==> flow/design.v <==
module alu #(
    parameter INST_W = 4,
    parameter INT_W  = 6,
    parameter FRAC_W = 10,
    parameter DATA_W = INT_W + FRAC_W
)(
    input                      i_clk,
    input                      i_rst_n,
    input                      i_in_valid,
    output                     o_busy,
    input         [INST_W-1:0] i_inst,
    input  signed [DATA_W-1:0] i_data_a,
    input  signed [DATA_W-1:0] i_data_b,
    output                     o_out_valid,
    output        [DATA_W-1:0] o_data
);
localparam SADD = 4'd0;  
localparam SSUB = 4'd1;  
localparam SMUL = 4'd2;  
localparam SACC = 4'd3;  
localparam SOFT = 4'd4;  
localparam XOR = 4'd5;   
localparam ARSH = 4'd6;  
localparam LROT = 4'd7;  
localparam CLZ = 4'd8;   
localparam RM4 = 4'd9;   
localparam MEM_H = 16;   
integer i;
localparam RANGE1 = 6'b100000;
localparam RANGE2 = 6'b010000;
localparam RANGE3 = 6'b001000;
localparam RANGE4 = 6'b000100;
localparam RANGE5 = 6'b000010;
localparam RANGE6 = 6'b000001;
localparam WAIT = 1'b0;
localparam EXE = 1'b1;
reg signed [DATA_W-1:0] comb_result; 
reg [DATA_W-1:0] rot_result; 
reg [DATA_W-1:0] add_sub_result;
reg signed [DATA_W+3:0] acc_result20;
reg signed [DATA_W-1:0] acc_result;
reg signed [DATA_W:0] add_sub_result17;
reg [DATA_W-1:0] arsh_result;
reg [2*DATA_W-1:0] lrot_base;
reg [DATA_W-1:0] lrot_result;
reg [4:0] clz_result;
reg [12:0] rm4_result;
reg [7:0] clz8;
reg [3:0] clz4;
wire [5:0] soft_range;
reg signed [DATA_W-1:0] soft_result;
reg [DATA_W-1:0] o_data_buffer;
reg busy_buffer;
reg ovalid_buffer;
reg [INST_W-1:0] inst_buffer;
reg signed [DATA_W-1:0] data_a_buffer;
reg signed [DATA_W-1:0] data_b_buffer;
reg signed [DATA_W+3:0] acc_mem [MEM_H-1:0];     
reg cs, ns;
always @(posedge i_clk or negedge i_rst_n) begin
    if(!i_rst_n) begin
        for (i=0; i<16; i=i+1) begin
            acc_mem[i] <= 20'd0;
        end
    end
    else if (inst_buffer == SACC)begin
        acc_mem[data_a_buffer[3:0]] <= acc_result20;
    end
end
always @(posedge i_clk or negedge i_rst_n) begin
    if(!i_rst_n) begin
        cs <= WAIT;
    end
    else begin
        cs <= ns;
    end
end
always @(*) begin
    if (cs == WAIT) begin
        ns = (i_in_valid) ? EXE : WAIT;
    end
    else begin
        ns = WAIT;
    end
end
always @(posedge i_clk or negedge i_rst_n) begin
    if(!i_rst_n) begin
        busy_buffer <= 1'b0;
        ovalid_buffer <= 1'b0;
        inst_buffer <= 4'd0;
        o_data_buffer <= 16'd0;
        data_a_buffer <= 16'd0;
        data_b_buffer <= 16'd0;
    end
    else begin
        inst_buffer <= i_inst;
        o_data_buffer <= comb_result;
        data_a_buffer <= i_data_a;
        data_b_buffer <= i_data_b;
        if (cs == WAIT) begin
            busy_buffer <= (i_in_valid) ? 1'b1 : 1'b0;
            ovalid_buffer <= 1'b0;
        end
        else begin
            busy_buffer <= 1'b0;
            ovalid_buffer <= 1'b1;
        end
    end
end
assign o_data = o_data_buffer;
assign o_out_valid = ovalid_buffer;
assign o_busy = busy_buffer;
assign soft_range[5] = data_a_buffer >= 16'sh0800;                                      
assign soft_range[4] = (data_a_buffer >= 16'sh0000) && (data_a_buffer < 16'sh0800);     
assign soft_range[3] = (data_a_buffer >= 16'shfc00) && (data_a_buffer < 16'sh0000);     
assign soft_range[2] = (data_a_buffer >= 16'shf800) && (data_a_buffer < 16'shfc00);     
assign soft_range[1] = (data_a_buffer >= 16'shf400) && (data_a_buffer < 16'shf800);     
assign soft_range[0] = (data_a_buffer < 16'shf400);                                     
always @(*) begin
    comb_result = 16'd0;
    case(inst_buffer)
        SADD : begin
            comb_result = add_sub_result;
        end
        SSUB : begin
            comb_result = add_sub_result;
        end 
        SMUL : begin
            comb_result = S_mul(data_a_buffer, data_b_buffer);
        end
        SACC : begin
            comb_result = acc_result;
        end
        SOFT : begin
            comb_result = soft_result;
        end
        XOR : begin
            comb_result = data_a_buffer ^ data_b_buffer;
        end
        ARSH : begin
            comb_result = arsh_result;
        end
        LROT : begin
            comb_result = lrot_result;
        end
        CLZ : begin
            comb_result = (clz_result[4]) ? 16'h0010 : {12'b0, clz_result[3:0]};
        end
        RM4 : begin
            comb_result = {3'd0,rm4_result};
        end
    endcase
end
always @(*) begin
    acc_result20 = (acc_mem[data_a_buffer[3:0]] + data_b_buffer);
    if (acc_result20 > 20'sh07fff) begin
        acc_result = 16'h7fff;
    end
    else if (acc_result20 < 20'shf8000) begin
        acc_result = 16'h8000;
    end
    else begin
        acc_result = acc_result20[DATA_W-1:0];
    end
end
always @(*) begin
    add_sub_result17 = (inst_buffer[0]) ? (data_a_buffer - data_b_buffer) : (data_a_buffer + data_b_buffer);
    if (!add_sub_result17[DATA_W]) begin  
        add_sub_result = (add_sub_result17 > 17'sh07fff) ? 16'h7fff : add_sub_result17[DATA_W-1:0];  
    end
    else begin   
        add_sub_result = (add_sub_result17 < 17'sh18000) ? 16'h8000 : add_sub_result17[DATA_W-1:0];
    end
end
always @(*) begin
    soft_result = 16'd0;
    case (soft_range)
        RANGE1 : begin               
            soft_result = data_a_buffer;                                                                     
        end 
        RANGE2 : begin                           
            soft_result = dev3($signed({data_a_buffer, 1'b0}) + 18'sh00800);     
        end
        RANGE3 : begin
            soft_result = dev3($signed(({data_a_buffer[DATA_W-1], data_a_buffer})) + 18'sh00800);          
        end
        RANGE4 : begin
            soft_result = dev9($signed({data_a_buffer, 1'b0}) + 18'sh01400);     
        end
        RANGE5 : begin
            soft_result = dev9($signed({data_a_buffer[DATA_W-1], data_a_buffer}) + 18'sh00c00);          
        end
        RANGE6 : begin
            soft_result = 16'd0;                                                                     
        end
    endcase
end
always @(*) begin
    arsh_result = data_a_buffer >>> data_b_buffer[4:0];
end
always @(*) begin
    lrot_base = {2{data_a_buffer}};
    lrot_result = lrot_base[(5'd16-data_b_buffer[4:0])+:DATA_W];
end
always @(*) begin
    clz_result[4] = (~|data_a_buffer);
    clz_result[3] = (~|data_a_buffer[15:8]);
    clz8 = (clz_result[3]) ? data_a_buffer[7:0] : data_a_buffer[15:8];
    clz_result[2] = (~|clz8[7:4]);
    clz4 = (clz_result[2]) ? clz8[3:0] : clz8[7:4];
    clz_result[1] = (~|clz4[3:2]);
    clz_result[0] = (clz_result[1]) ? ~clz4[1] : ~clz4[3];
end
always @(*) begin
    for (i=0; i<13; i=i+1) begin
        rm4_result[i] = data_a_buffer[i+:4] == data_b_buffer[(15-i)-:4];
    end
end
function automatic [DATA_W-1:0] S_mul;
    input signed [DATA_W-1:0] data_a;
    input signed [DATA_W-1:0] data_b;
    reg signed [2*DATA_W-1:0] mul_result;
    begin
        mul_result = data_a * data_b;
        if (!mul_result[2*DATA_W-1]) begin
            if (mul_result > 32'sh01fffc00) begin
                S_mul = 16'h7fff;  
            end
            else begin
                S_mul = (mul_result[9]) ? mul_result[25:10] + 16'sd1 : mul_result[25:10];   
            end
        end
        else begin
            if (mul_result < 32'shfe000000) begin
                S_mul = 16'h8000;   
            end
            else begin
                S_mul = (mul_result[9]) ? mul_result[25:10] + 16'sd1 : mul_result[25:10];   
            end
        end
    end
endfunction
localparam EXT_BIT = 10;
function automatic [DATA_W-1:0] dev3;
    input signed [17:0] devident;        
    reg signed [EXT_BIT+17:0] ext_devident;
    reg signed [EXT_BIT+17:0] Q0;
    reg signed [EXT_BIT+17:0] Q1;
    reg signed [EXT_BIT+17:0] Q2;
    reg signed [EXT_BIT+17:0] Q3, Q3_plus1;
    begin
        ext_devident = {devident, 10'b0};            
        Q0 = ((ext_devident >> 2) + ext_devident) >> 2;
        Q1 = (Q0 + ext_devident) >> 1;
        Q2 = ((Q1 >> 6) + Q1);
        Q3 = ((Q2 >> 12) + Q2) >> 1;
        Q3_plus1 = Q3 + $signed({18'h00001,10'b0});   
        dev3 = (Q3[EXT_BIT-1]) ? Q3_plus1[EXT_BIT+15:EXT_BIT] : Q3[EXT_BIT+15:EXT_BIT];
    end
endfunction
function automatic [DATA_W-1:0] dev9;
    input signed [17:0] devident;
    reg signed [EXT_BIT+17:0] ext_devident;
    reg signed [EXT_BIT+17:0] Q0;
    reg signed [EXT_BIT+17:0] Q1;
    reg signed [EXT_BIT+17:0] Q2;
    reg signed [EXT_BIT+17:0] Q3, Q3_plus1;
    begin
        ext_devident = {devident, 10'b0};    
        Q0 = ((ext_devident >> 1) + ext_devident) >> 1;
        Q1 = (Q0 + ext_devident) >> 1;
        Q2 = ((Q1 >> 6) + Q1);
        Q3 = ((Q2 >> 12) + Q2) >> 3;
        Q3_plus1 = Q3 + $signed({18'h00001,10'b0});   
        dev9 = (Q3[EXT_BIT-1]) ? Q3_plus1[EXT_BIT+15:EXT_BIT] : Q3[EXT_BIT+15:EXT_BIT];
    end
endfunction
endmodule
--- tool output ---
**Step by step through the tools: alu**

Module alu before and after one edit of its RTL, step after step.
Lines under "original" count in the file above, lines under "edited" in the edited file.
"change": "edited" minus "original" as printed here. "relative change": 100 x difference / "original".
Cell names lack the library's common part.
The mark -- stands for no value.

- Top: alu
- Clock input: i_clk
- Cell library: sky130hd
- Library corner: tt_025C_1v80

**Diff**

Unified diff, file above to edited file.
This change comes from a script, not from a designer. The edited design behaves differently; no optimisation was intended.

```diff
@@ -109,5 +109,7 @@
 end
 assign o_data = o_data_buffer;
-assign o_out_valid = ovalid_buffer;
+reg o_out_valid_reg;
+always @(posedge i_clk) o_out_valid_reg <= ovalid_buffer;
+assign o_out_valid = o_out_valid_reg;
 assign o_busy = busy_buffer;
 assign soft_range[5] = data_a_buffer >= 16'sh0800;                                      
```

**Elaborated design**

Source: Yosys, flattened and elaborated. Widths are those after wreduce. Registers that Yosys merges into a memory's read port (data or address) are not register bits. Print and check cells do not count.

Bit counts:

| what | original | edited | change | relative change (%) |
|---|---|---|---|---|
| bits in read-only memories | 0 | 0 | 0 | -- |
| memory cells | 0 | 0 | 0 | -- |
| output and inout port bits | 18 | 18 | 0 | 0.00 |
| input bits | 39 | 39 | 0 | 0.00 |
| register bits | 374 | 375 | +1 | +0.27 |
| clocked read ports x word width | 0 | 0 | 0 | -- |
| bits in latches | 0 | 0 | 0 | -- |
| memory bits (writable) | 0 | 0 | 0 | -- |

Operators by class:

| what | original | edited | change | relative change (%) |
|---|---|---|---|---|
| order comparisons | 16 | 16 | 0 | 0.00 |
| multiply operators | 1 | 1 | 0 | 0.00 |
| $add $sub $neg | 29 | 29 | 0 | 0.00 |
| shifts and indexed selects | 2 | 2 | 0 | 0.00 |
| div/mod/pow operators | 0 | 0 | 0 | -- |
| eq/ne operators | 42 | 42 | 0 | 0.00 |
| multiplexer cells | 24 | 24 | 0 | 0.00 |
| bitwise gates (word level) | 3 | 3 | 0 | 0.00 |
| reductions and logical operators | 30 | 30 | 0 | 0.00 |

Operators by type and width:

| cell | original | edited | change | relative change (%) |
|---|---|---|---|---|
| 2-bit AND reduction | 16 | 16 | 0 | 0.00 |
| 4-bit == test | 13 | 13 | 0 | 0.00 |
| 16-bit 2-to-1 mux | 13 | 13 | 0 | 0.00 |
| 4-bit == test with constant B | 10 | 10 | 0 | 0.00 |
| 4-bit by 3-bit == test with 1-bit output with constant B | 8 | 8 | 0 | 0.00 |
| 21-bit by 27-bit adder with 28-bit output | 4 | 4 | 0 | 0.00 |
| 4-bit by 2-bit == test with 1-bit output with constant B | 4 | 4 | 0 | 0.00 |
| 1-bit logical AND | 4 | 4 | 0 | 0.00 |
| 1-bit 2-to-1 mux | 4 | 4 | 0 | 0.00 |
| 1-bit logical NOT | 3 | 3 | 0 | 0.00 |
| 16-bit by 13-bit adder with 17-bit output with constant B | 2 | 2 | 0 | 0.00 |
| 17-bit by 27-bit adder with 27-bit output | 2 | 2 | 0 | 0.00 |
| 17-bit by 28-bit adder with 28-bit output | 2 | 2 | 0 | 0.00 |
| 25-bit by 11-bit adder with 26-bit output with constant B | 2 | 2 | 0 | 0.00 |
| 26-bit by 11-bit adder with 26-bit output with constant B | 2 | 2 | 0 | 0.00 |
| 27-bit by 27-bit adder with 28-bit output | 2 | 2 | 0 | 0.00 |
| 27-bit by 28-bit adder with 28-bit output | 2 | 2 | 0 | 0.00 |
| 28-bit by 27-bit adder with 28-bit output | 2 | 2 | 0 | 0.00 |
| 28-bit adder | 2 | 2 | 0 | 0.00 |
| 4-bit by 1-bit == test with 1-bit output with constant B | 2 | 2 | 0 | 0.00 |
| 16-bit by 13-bit >= comparator with 1-bit output with constant B | 2 | 2 | 0 | 0.00 |
| 4-bit logical NOT | 2 | 2 | 0 | 0.00 |
| 16-bit by 13-bit < comparator with 1-bit output with constant B | 2 | 2 | 0 | 0.00 |
| 1-bit NOT | 2 | 2 | 0 | 0.00 |
| 2-bit OR reduction | 2 | 2 | 0 | 0.00 |
| 16-bit by 1-bit adder with 16-bit output with constant B | 1 | 1 | 0 | 0.00 |
| 16-bit by 16-bit adder with 17-bit output | 1 | 1 | 0 | 0.00 |
| 17-bit by 13-bit adder with 18-bit output with constant B | 1 | 1 | 0 | 0.00 |

Not every row of either side is listed.

**Logic depth**

Depth = most cells in a row (Yosys ltp): at word level without a register or memory, in the mapped netlist without a sequential cell, where the memories' decode and read muxes count.

Depth:

| what | original | edited | change | relative change (%) |
|---|---|---|---|---|
| word-level depth | 9 | 9 | 0 | 0.00 |
| ABC_AREA | 0 | 0 | -- | -- |
| mapped depth | 53 | 53 | 0 | 0.00 |

**Mapped cells and area**

The flow's flattened synthesis, as Yosys stat reports it; memories are mapped. The netlist is that of the ABC_AREA named above (0 if unset); the other value can give another one.

Synthesis totals:

| what | original | edited | change | relative change (%) |
|---|---|---|---|---|
| synthesis area (um2) | 41,154.5 | 41,174.5 | +20.0 | +0.05 |
| flip-flops | 374 | 375 | +1 | +0.27 |
| sequential area (um2) | 9,359.0 | 9,379.0 | +20.0 | +0.21 |
| cell count | 4,846 | 4,847 | +1 | +0.02 |
| buffer cells | 221 | 221 | 0 | 0.00 |

Cells by type:

| type | original | edited | change | relative change (%) |
|---|---|---|---|---|
| dfxtp_1 | 0 | 1 | +1 | -- |
| nand2_1 | 620 | 620 | 0 | 0.00 |
| o21ai_0 | 457 | 457 | 0 | 0.00 |
| inv_1 | 455 | 455 | 0 | 0.00 |
| ha_1 | 409 | 409 | 0 | 0.00 |
| dfrtp_1 | 374 | 374 | 0 | 0.00 |
| a21oi_1 | 285 | 285 | 0 | 0.00 |
| fa_1 | 270 | 270 | 0 | 0.00 |
| xnor2_1 | 265 | 265 | 0 | 0.00 |
| nor2_1 | 251 | 251 | 0 | 0.00 |
| clkbuf_1 | 192 | 192 | 0 | 0.00 |
| a22oi_1 | 101 | 101 | 0 | 0.00 |
| xor2_1 | 101 | 101 | 0 | 0.00 |
| nand3_1 | 97 | 97 | 0 | 0.00 |
| and2_1 | 89 | 89 | 0 | 0.00 |
| a21o_1 | 84 | 84 | 0 | 0.00 |
| nor3_1 | 73 | 73 | 0 | 0.00 |
| o21bai_1 | 42 | 42 | 0 | 0.00 |

Not every row of either side is listed.

**Timing after synthesis**

OpenSTA on the mapped netlist: ideal clock, no wires. The path of least setup slack (recovery checks aside). Input and output delay are each 20% of the period. Register names are those of the netlist, which keeps one name where synthesis merged equal registers.

Timing path post-synthesis:

| what | original | edited | change | relative change (%) |
|---|---|---|---|---|
| path type | register to register | register to register | -- | -- |
| start point | register data_a_buffer[1] | register data_a_buffer[1] | -- | -- |
| end point | register o_data_buffer[6] | register o_data_buffer[6] | -- | -- |
| setup slack (ns) | 1.164 | 1.164 | 0.000 | -- |
| setup time (ns) | 0.131 | 0.131 | 0.000 | -- |
| clock period (ns) | 11.0 | 11.0 | 0.0 | 0.00 |
| path delay (ns) | 9.836 | 9.836 | 0.000 | 0.00 |
| required time (ns) | 10.869 | 10.869 | 0.000 | 0.00 |
| arrival (ns) | 9.705 | 9.705 | 0.000 | 0.00 |
| stages | 52 | 52 | 0 | 0.00 |
| period reached after synthesis (ns) | 9.836 | 9.836 | 0.000 | 0.00 |

"path delay" is the arrival time less input delay plus setup time.
"stages": output pins that drive a net of the path, with the launching flip-flop's if there is one; two outputs of one cell count as two.
"period reached after synthesis" = period - worst setup slack (recovery checks aside). The figure is calculated, with input and output delays left at 20% of the set period.

Between the ends, post-synthesis, original:
- Cells stage by stage: dfrtp_1 > inv_1 > ha_1 > a21o_1 > a21oi_1 > o21ai_0 > a21oi_1 > o21ai_0 > a21oi_1 > nor2b_1 > nor2_1 > nor2b_1 > nor2_1 > nor2_1 > a32oi_1 > o21a_1 > xnor2_1 > ha_1 > [... 16 more ...] > o21ai_0 > o32a_1 > nand2_1 > or3b_2 > a31oi_1 > nor2b_1 > nor2_1 > nor2b_1 > nor2_1 > xnor2_1 > ha_1 > nand2_1 > o21ai_0 > a22o_1 > nand2_1 > xor2_1 > o22ai_1 > or3_1

Ends and longest elaborated chain, post-synthesis, original:

| what | line | text |
|---|---|---|
| from (decl) | 56 | `reg signed [DATA_W-1:0] data_a_buffer;` |
| from (assign) | 92 | `data_a_buffer <= 16'd0;` |
| from (assign) | 98 | `data_a_buffer <= i_data_a;` |
| to (assign) | 91 | `o_data_buffer <= 16'd0;` |
| to (assign) | 97 | `o_data_buffer <= comb_result;` |
| to (decl) | 52 | `reg [DATA_W-1:0] o_data_buffer;` |

original: Chain of elaborated cells between the ends: none given.

Between the ends, post-synthesis, edited:
- Cells stage by stage: dfrtp_1 > inv_1 > ha_1 > a21o_1 > a21oi_1 > o21ai_0 > a21oi_1 > o21ai_0 > a21oi_1 > nor2b_1 > nor2_1 > nor2b_1 > nor2_1 > nor2_1 > a32oi_1 > o21a_1 > xnor2_1 > ha_1 > [... 16 more ...] > o21ai_0 > o32a_1 > nand2_1 > or3b_2 > a31oi_1 > nor2b_1 > nor2_1 > nor2b_1 > nor2_1 > xnor2_1 > ha_1 > nand2_1 > o21ai_0 > a22o_1 > nand2_1 > xor2_1 > o22ai_1 > or3_1

Ends and longest elaborated chain, post-synthesis, edited:

| what | line | text |
|---|---|---|
| from (decl) | 56 | `reg signed [DATA_W-1:0] data_a_buffer;` |
| from (assign) | 92 | `data_a_buffer <= 16'd0;` |
| from (assign) | 98 | `data_a_buffer <= i_data_a;` |
| to (assign) | 91 | `o_data_buffer <= 16'd0;` |
| to (assign) | 97 | `o_data_buffer <= comb_result;` |
| to (decl) | 52 | `reg [DATA_W-1:0] o_data_buffer;` |

edited: Chain of elaborated cells between the ends: none given.

**Path in the finished layout**

Path of least setup slack in the final report of each run of pair A (OpenROAD, finished layout, wires in). Where an end is a register, its clock arrival counts in the times.

Timing path post-layout:

| what | original | edited | change | relative change (%) |
|---|---|---|---|---|
| path type | register to register | register to register | -- | -- |
| start point | register data_a_buffer[1] | register data_a_buffer[2] | -- | -- |
| end point | register o_data_buffer[13] | register o_data_buffer[10] | -- | -- |
| required time (ns) | 10.95 | 10.94 | -0.01 | -0.09 |
| arrival (ns) | 10.45 | 10.46 | +0.01 | +0.10 |
| stages | 49 | 50 | +1 | +2.04 |
| setup time (ns) | 0.16 | 0.15 | -0.01 | -- |
| setup slack (ns) | 0.50 | 0.48 | -0.02 | -- |
| clock period (ns) | 10.5 | 10.5 | 0.0 | 0.00 |

Between the ends, post-layout, original:
- Cells stage by stage: dfrtp_2 > buf_4 > ha_1 > a21o_1 > a21oi_2 > o21bai_1 > a21oi_2 > o21bai_1 > a21o_1 > a21oi_2 > o21bai_1 > and2_1 > o21ai_0 > nand2b_1 > and4_1 > a2111o_1 > a21oi_2 > xnor2_1 > [... 13 more ...] > inv_2 > ha_1 > a21o_1 > a21o_1 > a21o_1 > a21oi_2 > a21boi_2 > a21o_1 > o41ai_4 > buf_4 > a211oi_2 > nor2_2 > nor3_1 > a2111o_1 > o31a_1 > nand2_1 > xor2_1 > o2111ai_2

Ends and longest elaborated chain, post-layout, original:

| what | line | text |
|---|---|---|
| from (decl) | 56 | `reg signed [DATA_W-1:0] data_a_buffer;` |
| from (assign) | 92 | `data_a_buffer <= 16'd0;` |
| from (assign) | 98 | `data_a_buffer <= i_data_a;` |
| to (assign) | 91 | `o_data_buffer <= 16'd0;` |
| to (assign) | 97 | `o_data_buffer <= comb_result;` |
| to (decl) | 52 | `reg [DATA_W-1:0] o_data_buffer;` |

original: Chain of elaborated cells between the ends: none given.

Between the ends, post-layout, edited:
- Cells stage by stage: dfrtp_1 > ha_1 > fa_1 > a21o_1 > a21oi_1 > o21bai_1 > a21oi_1 > o21bai_1 > a21oi_2 > buf_4 > o21bai_1 > a21oi_1 > nor2_1 > nor2_1 > o22ai_1 > a21oi_1 > xnor2_1 > ha_1 > [... 14 more ...] > ha_1 > and3_1 > nand3_1 > a21o_1 > o21ai_2 > a21oi_1 > xnor2_1 > ha_1 > and3_1 > o211ai_1 > a21boi_0 > nor2b_2 > nand2_1 > xnor2_1 > a222oi_1 > o21ai_1 > nor4b_4 > o221ai_1

Ends and longest elaborated chain, post-layout, edited:

| what | line | text |
|---|---|---|
| from (decl) | 56 | `reg signed [DATA_W-1:0] data_a_buffer;` |
| from (assign) | 92 | `data_a_buffer <= 16'd0;` |
| from (assign) | 98 | `data_a_buffer <= i_data_a;` |
| to (assign) | 91 | `o_data_buffer <= 16'd0;` |
| to (assign) | 97 | `o_data_buffer <= comb_result;` |
| to (decl) | 52 | `reg [DATA_W-1:0] o_data_buffer;` |

edited: Chain of elaborated cells between the ends: none given.

**Flow runs**

Runs of the flow (Yosys, OpenROAD) on both versions; the two runs of a pair have the same settings. The constraints put input and output delay at 20% of the set period each and load the outputs with 0.01 pF.

Flow settings, pair A:
- period_ns: 10.5
- CAP_MARGIN: 20
- CORE_MARGIN: 2
- CORE_UTILIZATION: 40
- SLEW_MARGIN: 20

Measured results, pair A:

| what | original | edited | change | relative change (%) |
|---|---|---|---|---|
| smallest hold slack (ns) | 0.405 | 0.341 | -0.064 | -- |
| final setup TNS (ns) | 0.000 | 0.000 | 0.000 | -- |
| cell area after synthesis (um2) | 41,154.5 | 41,174.5 | +20.0 | +0.05 |
| standard-cell area after routing (um2) | 45,746.4 | 45,753.9 | +7.5 | +0.02 |
| utilization in the final report (%) | 44.9 | 44.9 | 0.0 | -- |
| clock period reached (ns) | 10.002 | 10.019 | +0.017 | +0.17 |
| worst setup slack after layout (ns) | 0.498 | 0.481 | -0.017 | -- |
| die size (um2) | 105,469.0 | 105,518.0 | +49.0 | +0.05 |

Flow settings, pair B:
- CELL_PAD_IN_SITES_GLOBAL_PLACEMENT: 1
- CORE_ASPECT_RATIO: 1.97
- CORE_MARGIN: 2
- CORE_UTILIZATION: 62
- CTS_CLUSTER_DIAMETER: 256
- GPL_ROUTABILITY_DRIVEN: 1
- MAX_ROUTING_LAYER: met4
- MIN_ROUTING_LAYER: met1
- PLACE_DENSITY_LB_ADDON: 0.17
- SLEW_MARGIN: 10
- TNS_END_PERCENT: 50
- period_ns: 16.8
- CAP_MARGIN: 20

Measured results, pair B:

| what | original | edited | change | relative change (%) |
|---|---|---|---|---|
| smallest hold slack (ns) | 0.416 | 0.354 | -0.062 | -- |
| final setup TNS (ns) | 0.000 | 0.000 | 0.000 | -- |
| cell area after synthesis (um2) | 41,154.5 | 41,174.5 | +20.0 | +0.05 |
| standard-cell area after routing (um2) | 44,072.3 | 44,094.8 | +22.5 | +0.05 |
| utilization in the final report (%) | 67.0 | 67.1 | +0.1 | -- |
| clock period reached (ns) | 11.615 | 11.626 | +0.011 | +0.09 |
| worst setup slack after layout (ns) | 5.185 | 5.174 | -0.011 | -- |
| die size (um2) | 68,574.7 | 68,607.1 | +32.4 | +0.05 |

"clock period reached" means the clock period less the worst setup slack. The figure is calculated, with input and output delays left at 20% of the set period.
--- end ---
